==> flow/design.v <==
module alu_top (
    input             clk,
    input      [7:0]  a,
    input      [7:0]  b,
    input      [3:0]  sel,
    output reg [15:0] out
);
    reg  [7:0]  a_q, b_q;
    reg  [3:0]  sel_q;
    wire [15:0] alu_out;
    always @(posedge clk) begin
        a_q   <= a;
        b_q   <= b;
        sel_q <= sel;
        out   <= alu_out;
    end
    alu u_alu (.a(a_q), .b(b_q), .sel(sel_q), .out(alu_out));
endmodule

`timescale 1ns / 1ps
module alu(
    input [7:0] a,b,
    input [3:0] sel,
    output reg [15:0] out
    );
    always@(*)
        begin
            case(sel)
                4'b0000 : out=a+b;
                4'b0001 : out=a+1;
                4'b0010 : out=a-b;
                4'b0011 : out=a*b;
                4'b0100 : out=(b==0) ? 16'd0 : a/b;
                4'b0101 : out=(b==0) ? 16'd0 : a%b;
                4'b0110 : out=a&b;
                4'b0111 : out=a|b;
                4'b1000 : out=~(a&b);
                4'b1001 : out=~(a|b);
                4'b1010 : out=a^b;
                default: out=0;
            endcase        
        end    
endmodule
**Tool chain data of alu_top**

Module alu_top before and after one edit of its RTL, step after step.
"original" refers to lines of the RTL above, "edited" to lines of the edited file.
"difference" is "edited" less "original", of the values as shown; "rel. change" is that difference over "original", in percent.
Operators carry their Yosys type and port widths (W data, S select, Z words).
A cell with -- has no value.

- Top: alu_top
- Clock: clk
- Library: sky130hd
- Library corner: tt_025C_1v80

**Diff**

The edit as a unified diff against the file above.
A script made this edit. It changes what the design does and was not meant as an optimisation.

```diff
@@ -15,7 +15,9 @@
         out   <= alu_out;
     end
-    alu u_alu (.a(a_q), .b(b_q), .sel(sel_q), .out(alu_out));
+    wire [15:0] alu_out_m, alu_out_s;
+    alu u_alu (.a(a_q), .b(b_q), .sel(sel_q), .out(alu_out_m));
+    alu u_alu_twin (.a(a_q), .b(~b_q), .sel(sel_q), .out(alu_out_s));
+    assign alu_out = alu_out_m ^ alu_out_s;
 endmodule
-
 `timescale 1ns / 1ps
 module alu(
```

**After elaboration**

Counts by Yosys on the flattened word-level netlist (proc, flatten, opt, wreduce; memories kept). Register bits leave out memories and registers merged into their read ports (data or address); mux counts leave out enables and synchronous resets folded into registers. Print and check cells are left out. Cells with the same type and inputs are merged into one.

Operators by class:

| item | original | edited | difference | rel. change (%) |
|---|---|---|---|---|
| $add $sub $neg | 3 | 5 | +2 | +66.67 |
| multiply operators | 1 | 2 | +1 | +100.00 |
| divide/modulo/power cells | 2 | 4 | +2 | +100.00 |
| order comparisons | 0 | 0 | 0 | -- |
| equality and inequality tests | 10 | 10 | 0 | 0.00 |
| shift-type cells | 0 | 0 | 0 | -- |
| multiplexer cells | 3 | 6 | +3 | +100.00 |
| bitwise logic cells | 5 | 12 | +7 | +140.00 |
| reduce/logical cells | 2 | 3 | +1 | +50.00 |

Operator list:

| kind | original | edited | difference | rel. change (%) |
|---|---|---|---|---|
| $mux W16 | 2 | 4 | +2 | +100.00 |
| $not A16 Y16 | 2 | 4 | +2 | +100.00 |
| $add A8 B8 Y9 | 1 | 2 | +1 | +100.00 |
| $and A8 B8 Y8 | 1 | 2 | +1 | +100.00 |
| $div A8 B8 Y16 | 1 | 2 | +1 | +100.00 |
| $logic_not A8 Y1 | 1 | 2 | +1 | +100.00 |
| $mod A8 B8 Y16 | 1 | 2 | +1 | +100.00 |
| $mul A8 B8 Y16 | 1 | 2 | +1 | +100.00 |
| $or A8 B8 Y8 | 1 | 2 | +1 | +100.00 |
| $pmux W16 S11 | 1 | 2 | +1 | +100.00 |
| $sub A8 B8 Y9 | 1 | 2 | +1 | +100.00 |
| $xor A8 B8 Y8 | 1 | 2 | +1 | +100.00 |
| $not A8 Y8 | 0 | 1 | +1 | -- |
| $xor A16 B16 Y16 | 0 | 1 | +1 | -- |
| $eq A4 B3 Y1 const B | 4 | 4 | 0 | 0.00 |
| $eq A4 B4 Y1 const B | 3 | 3 | 0 | 0.00 |
| $eq A4 B2 Y1 const B | 2 | 2 | 0 | 0.00 |
| $add A8 B1 Y9 const B | 1 | 1 | 0 | 0.00 |
| $eq A4 B1 Y1 const B | 1 | 1 | 0 | 0.00 |
| $logic_not A4 Y1 | 1 | 1 | 0 | 0.00 |

Storage and ports:

| item | original | edited | difference | rel. change (%) |
|---|---|---|---|---|
| register bits | 36 | 36 | 0 | 0.00 |
| latch bits | 0 | 0 | 0 | -- |
| memory bits (writable) | 0 | 0 | 0 | -- |
| ROM bits | 0 | 0 | 0 | -- |
| clocked read ports x word width | 0 | 0 | 0 | -- |
| memories kept | 0 | 0 | 0 | -- |
| output and inout port bits | 16 | 16 | 0 | 0.00 |
| word-level cells | 30 | 46 | +16 | +53.33 |

**Longest topological paths**

Yosys ltp: most cells in a row. Word level: on the elaborated netlist, between registers, memories and ports. Mapped: between sequential cells and ports; inverters and the memories' decode and read muxes count.

Depth:

| item | original | edited | difference | rel. change (%) |
|---|---|---|---|---|
| depth in word-level cells | 3 | 5 | +2 | +66.67 |
| ABC_AREA | 0 | 0 | -- | -- |
| depth in mapped cells | 154 | 155 | +1 | +0.65 |
| mapped depth without buffers | 147 | 144 | -3 | -2.04 |

**Mapped cells and area**

Yosys stat after the flow's synthesis: flattened, memories mapped to cells. It holds for the ABC_AREA given above (unset counts as 0); a run with the other value may have another netlist.

Synthesis totals:

| item | original | edited | difference | rel. change (%) |
|---|---|---|---|---|
| standard cells after synthesis | 1384 | 2589 | +1205 | +87.07 |
| mapped area (µm²) | 10532.6 | 19487.4 | +8954.8 | +85.02 |
| area of sequential cells (µm²) | 720.7 | 720.7 | 0.0 | 0.00 |
| mapped flip-flops | 36 | 36 | 0 | 0.00 |

Cells by type:

| type | original | edited | difference | rel. change (%) |
|---|---|---|---|---|
| sky130_fd_sc_hd__ha_1 | 170 | 308 | +138 | +81.18 |
| sky130_fd_sc_hd__nor2_1 | 156 | 266 | +110 | +70.51 |
| sky130_fd_sc_hd__a21oi_1 | 74 | 179 | +105 | +141.89 |
| sky130_fd_sc_hd__nand2_1 | 108 | 198 | +90 | +83.33 |
| sky130_fd_sc_hd__inv_1 | 97 | 170 | +73 | +75.26 |
| sky130_fd_sc_hd__o21ai_0 | 61 | 111 | +50 | +81.97 |
| sky130_fd_sc_hd__xnor2_1 | 51 | 98 | +47 | +92.16 |
| sky130_fd_sc_hd__a21o_1 | 35 | 82 | +47 | +134.29 |
| sky130_fd_sc_hd__nor3_1 | 64 | 108 | +44 | +68.75 |
| sky130_fd_sc_hd__fa_1 | 39 | 78 | +39 | +100.00 |
| sky130_fd_sc_hd__o21a_1 | 50 | 86 | +36 | +72.00 |
| sky130_fd_sc_hd__mux2i_1 | 17 | 51 | +34 | +200.00 |
| sky130_fd_sc_hd__xor2_1 | 16 | 50 | +34 | +212.50 |
| sky130_fd_sc_hd__clkbuf_1 | 30 | 60 | +30 | +100.00 |
| sky130_fd_sc_hd__a211oi_1 | 3 | 28 | +25 | +833.33 |
| sky130_fd_sc_hd__o31ai_1 | 16 | 39 | +23 | +143.75 |
| sky130_fd_sc_hd__o221ai_1 | 7 | 28 | +21 | +300.00 |
| sky130_fd_sc_hd__mux2_2 | 21 | 40 | +19 | +90.48 |

Not every row of either side is listed.
By module: a second synthesis without flattening, with its own total; a netlist apart from the flattened one above.

Second synthesis, totals:

| item | original | edited | difference | rel. change (%) |
|---|---|---|---|---|
| cells (unflattened synthesis) | 1326 | 2640 | +1314 | +99.10 |
| area (unflattened synthesis) (µm²) | 10314.9 | 20079.3 | +9764.4 | +94.66 |

Each row is one instance without its submodules.

By module, original:

| module | instances | cells | area (µm²) | seq. area (µm²) |
|---|---|---|---|---|
| alu | 1 | 1290 | 9594.2 | 0.0 |
| alu_top | 1 | 36 | 720.7 | 720.7 |

By module, edited:

| module | instances | cells | area (µm²) | seq. area (µm²) |
|---|---|---|---|---|
| alu | 2 | 1290 | 9594.2 | 0.0 |
| alu_top | 1 | 60 | 890.9 | 720.7 |

**Timing after synthesis**

Source: OpenSTA report_checks on the synthesized netlist (no wires, ideal clock, input and output delay 20% of the period each), path of least setup slack; recovery checks are left aside. Register names are those of the netlist, which keeps one name where synthesis merged equal registers.

Path after synthesis:

| item | original | edited | difference | rel. change (%) |
|---|---|---|---|---|
| kind | register to register | register to register | -- | -- |
| from | register b_q[1] | register b_q[1] | -- | -- |
| to | register out[2] | register out[1] | -- | -- |
| clock period (ns) | 32.0 | 32.0 | 0.0 | 0.00 |
| launch time at the first pin (ns) | 0.000 | 0.000 | 0.000 | -- |
| arrival (ns) | 30.052 | 27.752 | -2.300 | -7.65 |
| slack (ns) | 1.826 | 4.123 | +2.297 | -- |
| path delay (ns) | 30.174 | 27.877 | -2.297 | -7.61 |
| stages | 140 | 130 | -10 | -7.14 |
| path buffers | 7 | 6 | -1 | -14.29 |
| period reached after synthesis (ns) | 30.174 | 27.877 | -2.297 | -7.61 |

"path delay" is the arrival time less input delay plus setup time.
"stages" counts driving pins, that of a launching flip-flop among them; a cell with two outputs on the path counts twice.
"period reached after synthesis" is the clock period less the worst setup slack; recovery checks do not enter. This is arithmetic on one report: input and output delays are still those of the set period (20% each).
The rows between start and end are the longest chain of elaborated cells between them; the timing report does not say that the signal goes this way. Where chains are equally long, one stands for them.
A line is the first line of the expression or statement that the cell stems from. Yosys adds cells for indexed reads and writes and turns some case tables into memories.

Between the ends, after synthesis, original:
- Cell sequence: sky130_fd_sc_hd__dfxtp_1 -> sky130_fd_sc_hd__clkinv_1 -> sky130_fd_sc_hd__ha_1 -> sky130_fd_sc_hd__o21a_1 -> sky130_fd_sc_hd__o21ai_0 -> sky130_fd_sc_hd__o21bai_1 -> sky130_fd_sc_hd__ha_1 -> sky130_fd_sc_hd__a21oi_1 -> sky130_fd_sc_hd__or4_1 -> sky130_fd_sc_hd__o31a_1 -> sky130_fd_sc_hd__nor2_1 -> sky130_fd_sc_hd__ha_1 -> sky130_fd_sc_hd__o21a_1 -> sky130_fd_sc_hd__o22ai_1 -> sky130_fd_sc_hd__mux2_2 -> sky130_fd_sc_hd__ha_1 -> sky130_fd_sc_hd__a21oi_1 -> sky130_fd_sc_hd__nand2_1 -> [... 104 more ...] -> sky130_fd_sc_hd__inv_1 -> sky130_fd_sc_hd__nand3_1 -> sky130_fd_sc_hd__or3_1 -> sky130_fd_sc_hd__buf_2 -> sky130_fd_sc_hd__clkbuf_1 -> sky130_fd_sc_hd__a21oi_1 -> sky130_fd_sc_hd__fa_1 -> sky130_fd_sc_hd__a21o_1 -> sky130_fd_sc_hd__a21o_1 -> sky130_fd_sc_hd__a21o_1 -> sky130_fd_sc_hd__a21oi_1 -> sky130_fd_sc_hd__o21bai_1 -> sky130_fd_sc_hd__a21oi_1 -> sky130_fd_sc_hd__o21a_1 -> sky130_fd_sc_hd__nand2_2 -> sky130_fd_sc_hd__nor4_4 -> sky130_fd_sc_hd__nor3_1 -> sky130_fd_sc_hd__a311o_1
- Cells in the longest elaborated chain: 3
- Elaborated cells between the ends (all ways): 9
- Those cells by class: add/sub (2); mul (1); div (2); mux (3); reduce/logical (1)

Ends and longest elaborated chain, after synthesis, original:

| item | RTL line | RTL |
|---|---|---|
| from (decl) | 8 | `reg  [7:0]  a_q, b_q;` |
| from (assign) | 13 | `b_q   <= b;` |
| $mod A8 B8 Y16 | 34 | `4'b0101 : out=(b==0) ? 16'd0 : a%b;` |
| $mux W16 | 34 |  |
| $pmux W16 S11 | 28 | `case(sel)` |
| to (assign) | 15 | `out   <= alu_out;` |
| to (decl) | 6 | `output reg [15:0] out` |

Between the ends, after synthesis, edited:
- Cell sequence: sky130_fd_sc_hd__dfxtp_1 -> sky130_fd_sc_hd__clkbuf_1 -> sky130_fd_sc_hd__clkinv_1 -> sky130_fd_sc_hd__ha_1 -> sky130_fd_sc_hd__o21ai_0 -> sky130_fd_sc_hd__nor2b_1 -> sky130_fd_sc_hd__nor3_1 -> sky130_fd_sc_hd__ha_1 -> sky130_fd_sc_hd__nor3_1 -> sky130_fd_sc_hd__nor3_1 -> sky130_fd_sc_hd__a21oi_1 -> sky130_fd_sc_hd__nor3_1 -> sky130_fd_sc_hd__ha_1 -> sky130_fd_sc_hd__or3_1 -> sky130_fd_sc_hd__o22ai_1 -> sky130_fd_sc_hd__mux2_2 -> sky130_fd_sc_hd__ha_1 -> sky130_fd_sc_hd__o21a_1 -> [... 94 more ...] -> sky130_fd_sc_hd__and4_1 -> sky130_fd_sc_hd__buf_6 -> sky130_fd_sc_hd__clkbuf_1 -> sky130_fd_sc_hd__o21ai_0 -> sky130_fd_sc_hd__ha_1 -> sky130_fd_sc_hd__a21o_1 -> sky130_fd_sc_hd__a21o_1 -> sky130_fd_sc_hd__a21o_1 -> sky130_fd_sc_hd__a21oi_1 -> sky130_fd_sc_hd__nor2b_1 -> sky130_fd_sc_hd__o21ai_0 -> sky130_fd_sc_hd__nand2b_1 -> sky130_fd_sc_hd__nor4_2 -> sky130_fd_sc_hd__and2_1 -> sky130_fd_sc_hd__buf_6 -> sky130_fd_sc_hd__mux2i_1 -> sky130_fd_sc_hd__o221ai_2 -> sky130_fd_sc_hd__xnor2_1
- Cells in the longest elaborated chain: 5
- Elaborated cells between the ends (all ways): 30
- Those cells by class: add/sub (4); mul (2); div (4); mux (6); logic (12); reduce/logical (2)

Ends and longest elaborated chain, after synthesis, edited:

| item | RTL line | RTL |
|---|---|---|
| from (decl) | 8 | `reg  [7:0]  a_q, b_q;` |
| from (assign) | 13 | `b_q   <= b;` |
| $not A8 Y8 | 19 | `alu u_alu_twin (.a(a_q), .b(~b_q), .sel(sel_q), .out(alu_out_s));` |
| $mod A8 B8 Y16 | 36 | `4'b0101 : out=(b==0) ? 16'd0 : a%b;` |
| $mux W16 | 36 |  |
| $pmux W16 S11 | 30 | `case(sel)` |
| $xor A16 B16 Y16 | 20 | `assign alu_out = alu_out_m ^ alu_out_s;` |
| to (assign) | 15 | `out   <= alu_out;` |
| to (decl) | 6 | `output reg [15:0] out` |

**Path in the finished layout**

From the final timing report of each run of pair A: the path of least setup slack in the routed layout; clock arrival at registers is part of the times.

Path after layout:

| item | original | edited | difference | rel. change (%) |
|---|---|---|---|---|
| kind | register to register | register to register | -- | -- |
| from | register b_q[7] | register b_q[7] | -- | -- |
| to | register out[2] | register out[5] | -- | -- |
| clock period (ns) | 30.6 | 30.6 | 0.0 | 0.00 |
| launch time at the first pin (ns) | 0.30 | 0.34 | +0.04 | +13.33 |
| arrival (ns) | 29.11 | 28.81 | -0.30 | -1.03 |
| slack (ns) | 1.67 | 2.00 | +0.33 | -- |
| stages | 141 | 127 | -14 | -9.93 |
| path buffers | 6 | 2 | -4 | -66.67 |

The rows between start and end are the longest chain of elaborated cells between them; the timing report does not say that the signal goes this way. Where chains are equally long, one stands for them.

Between the ends, after layout, original:
- Cell sequence: sky130_fd_sc_hd__dfxtp_1 -> sky130_fd_sc_hd__or4_4 -> sky130_fd_sc_hd__buf_4 -> sky130_fd_sc_hd__nor3_1 -> sky130_fd_sc_hd__ha_1 -> sky130_fd_sc_hd__o21a_1 -> sky130_fd_sc_hd__or4_1 -> sky130_fd_sc_hd__o31a_1 -> sky130_fd_sc_hd__nor2_1 -> sky130_fd_sc_hd__ha_1 -> sky130_fd_sc_hd__o21a_1 -> sky130_fd_sc_hd__o22ai_1 -> sky130_fd_sc_hd__mux2_2 -> sky130_fd_sc_hd__ha_1 -> sky130_fd_sc_hd__o211ai_1 -> sky130_fd_sc_hd__nand2_1 -> sky130_fd_sc_hd__a41o_1 -> sky130_fd_sc_hd__mux2_2 -> [... 105 more ...] -> sky130_fd_sc_hd__inv_1 -> sky130_fd_sc_hd__nand3_1 -> sky130_fd_sc_hd__or3_4 -> sky130_fd_sc_hd__nor2_1 -> sky130_fd_sc_hd__a21oi_2 -> sky130_fd_sc_hd__fa_1 -> sky130_fd_sc_hd__a21o_1 -> sky130_fd_sc_hd__a21o_1 -> sky130_fd_sc_hd__a21o_1 -> sky130_fd_sc_hd__a21oi_1 -> sky130_fd_sc_hd__o21bai_1 -> sky130_fd_sc_hd__a21oi_2 -> sky130_fd_sc_hd__o21a_1 -> sky130_fd_sc_hd__nand2_2 -> sky130_fd_sc_hd__nor4_4 -> sky130_fd_sc_hd__buf_6 -> sky130_fd_sc_hd__nor3_1 -> sky130_fd_sc_hd__a311o_1
- Cells in the longest elaborated chain: 3
- Elaborated cells between the ends (all ways): 6
- Those cells by class: div (2); mux (3); reduce/logical (1)

Ends and longest elaborated chain, after layout, original:

| item | RTL line | RTL |
|---|---|---|
| from (decl) | 8 | `reg  [7:0]  a_q, b_q;` |
| from (assign) | 13 | `b_q   <= b;` |
| $mod A8 B8 Y16 | 34 | `4'b0101 : out=(b==0) ? 16'd0 : a%b;` |
| $mux W16 | 34 |  |
| $pmux W16 S11 | 28 | `case(sel)` |
| to (assign) | 15 | `out   <= alu_out;` |
| to (decl) | 6 | `output reg [15:0] out` |

Between the ends, after layout, edited:
- Cell sequence: sky130_fd_sc_hd__dfxtp_2 -> sky130_fd_sc_hd__or3_1 -> sky130_fd_sc_hd__or3_1 -> sky130_fd_sc_hd__nor3_1 -> sky130_fd_sc_hd__ha_1 -> sky130_fd_sc_hd__nor3_1 -> sky130_fd_sc_hd__nor3_1 -> sky130_fd_sc_hd__a21oi_1 -> sky130_fd_sc_hd__nor3_1 -> sky130_fd_sc_hd__ha_1 -> sky130_fd_sc_hd__or3_1 -> sky130_fd_sc_hd__o22ai_1 -> sky130_fd_sc_hd__mux2_2 -> sky130_fd_sc_hd__ha_1 -> sky130_fd_sc_hd__o21a_1 -> sky130_fd_sc_hd__o21ai_2 -> sky130_fd_sc_hd__o21a_1 -> sky130_fd_sc_hd__mux2i_1 -> [... 91 more ...] -> sky130_fd_sc_hd__a21oi_1 -> sky130_fd_sc_hd__and4_2 -> sky130_fd_sc_hd__buf_4 -> sky130_fd_sc_hd__nand2_1 -> sky130_fd_sc_hd__o21ai_0 -> sky130_fd_sc_hd__ha_1 -> sky130_fd_sc_hd__a21o_1 -> sky130_fd_sc_hd__a21o_1 -> sky130_fd_sc_hd__a21o_1 -> sky130_fd_sc_hd__a21oi_1 -> sky130_fd_sc_hd__nor2b_1 -> sky130_fd_sc_hd__o21ai_0 -> sky130_fd_sc_hd__nand2b_1 -> sky130_fd_sc_hd__nor4_4 -> sky130_fd_sc_hd__nand2_2 -> sky130_fd_sc_hd__mux2i_1 -> sky130_fd_sc_hd__o221ai_2 -> sky130_fd_sc_hd__xor2_1
- Cells in the longest elaborated chain: 5
- Elaborated cells between the ends (all ways): 14
- Those cells by class: div (4); mux (6); logic (2); reduce/logical (2)

Ends and longest elaborated chain, after layout, edited:

| item | RTL line | RTL |
|---|---|---|
| from (decl) | 8 | `reg  [7:0]  a_q, b_q;` |
| from (assign) | 13 | `b_q   <= b;` |
| $not A8 Y8 | 19 | `alu u_alu_twin (.a(a_q), .b(~b_q), .sel(sel_q), .out(alu_out_s));` |
| $mod A8 B8 Y16 | 36 | `4'b0101 : out=(b==0) ? 16'd0 : a%b;` |
| $mux W16 | 36 |  |
| $pmux W16 S11 | 30 | `case(sel)` |
| $xor A16 B16 Y16 | 20 | `assign alu_out = alu_out_m ^ alu_out_s;` |
| to (assign) | 15 | `out   <= alu_out;` |
| to (decl) | 6 | `output reg [15:0] out` |

**Layout results**

Runs of the flow (Yosys, OpenROAD) on both versions; the two runs of a pair have the same settings. The constraints put input and output delay at 20% of the set period each and load the outputs with 0.01 pF.

Flow settings, pair A:
- period_ns: 30.6
- CAP_MARGIN: 20
- CORE_MARGIN: 2
- CORE_UTILIZATION: 40
- SLEW_MARGIN: 20

Measured results, pair A:

| item | original | edited | difference | rel. change (%) |
|---|---|---|---|---|
| netlist area reported by Yosys (µm²) | 10532.6 | 19487.4 | +8954.8 | +85.02 |
| area inside the die boundary (µm²) | 27645.7 | 50499.1 | +22853.4 | +82.67 |
| standard-cell area of the final layout (µm²) | 11975.2 | 21388.0 | +9412.8 | +78.60 |
| utilization after routing | 0.461 | 0.446 | -0.015 | -- |
| worst slack on setup checks (ns) | 1.671 | 1.998 | +0.327 | -- |
| clock period reached (ns) | 28.929 | 28.602 | -0.327 | -1.13 |

Flow settings, pair B:
- ABC_AREA: 1
- CAP_MARGIN: 40
- CORE_UTILIZATION: 70
- PLACE_DENSITY: 0.51
- period_ns: 44.9
- CORE_MARGIN: 2
- SLEW_MARGIN: 20

Measured results, pair B:

| item | original | edited | difference | rel. change (%) |
|---|---|---|---|---|
| netlist area reported by Yosys (µm²) | 10512.6 | 19607.6 | +9095.0 | +86.52 |
| area inside the die boundary (µm²) | 16013.6 | 29366.0 | +13352.4 | +83.38 |
| standard-cell area of the final layout (µm²) | 11159.5 | 20646.1 | +9486.6 | +85.01 |
| utilization after routing | 0.765 | 0.745 | -0.020 | -- |
| worst slack on setup checks (ns) | 16.140 | 13.964 | -2.176 | -- |
| clock period reached (ns) | 28.760 | 30.935 | +2.175 | +7.56 |

"clock period reached" is the run's clock period less its worst setup slack. It is reckoned from that one timing run; input and output delays stay at 20% of the period that was set.
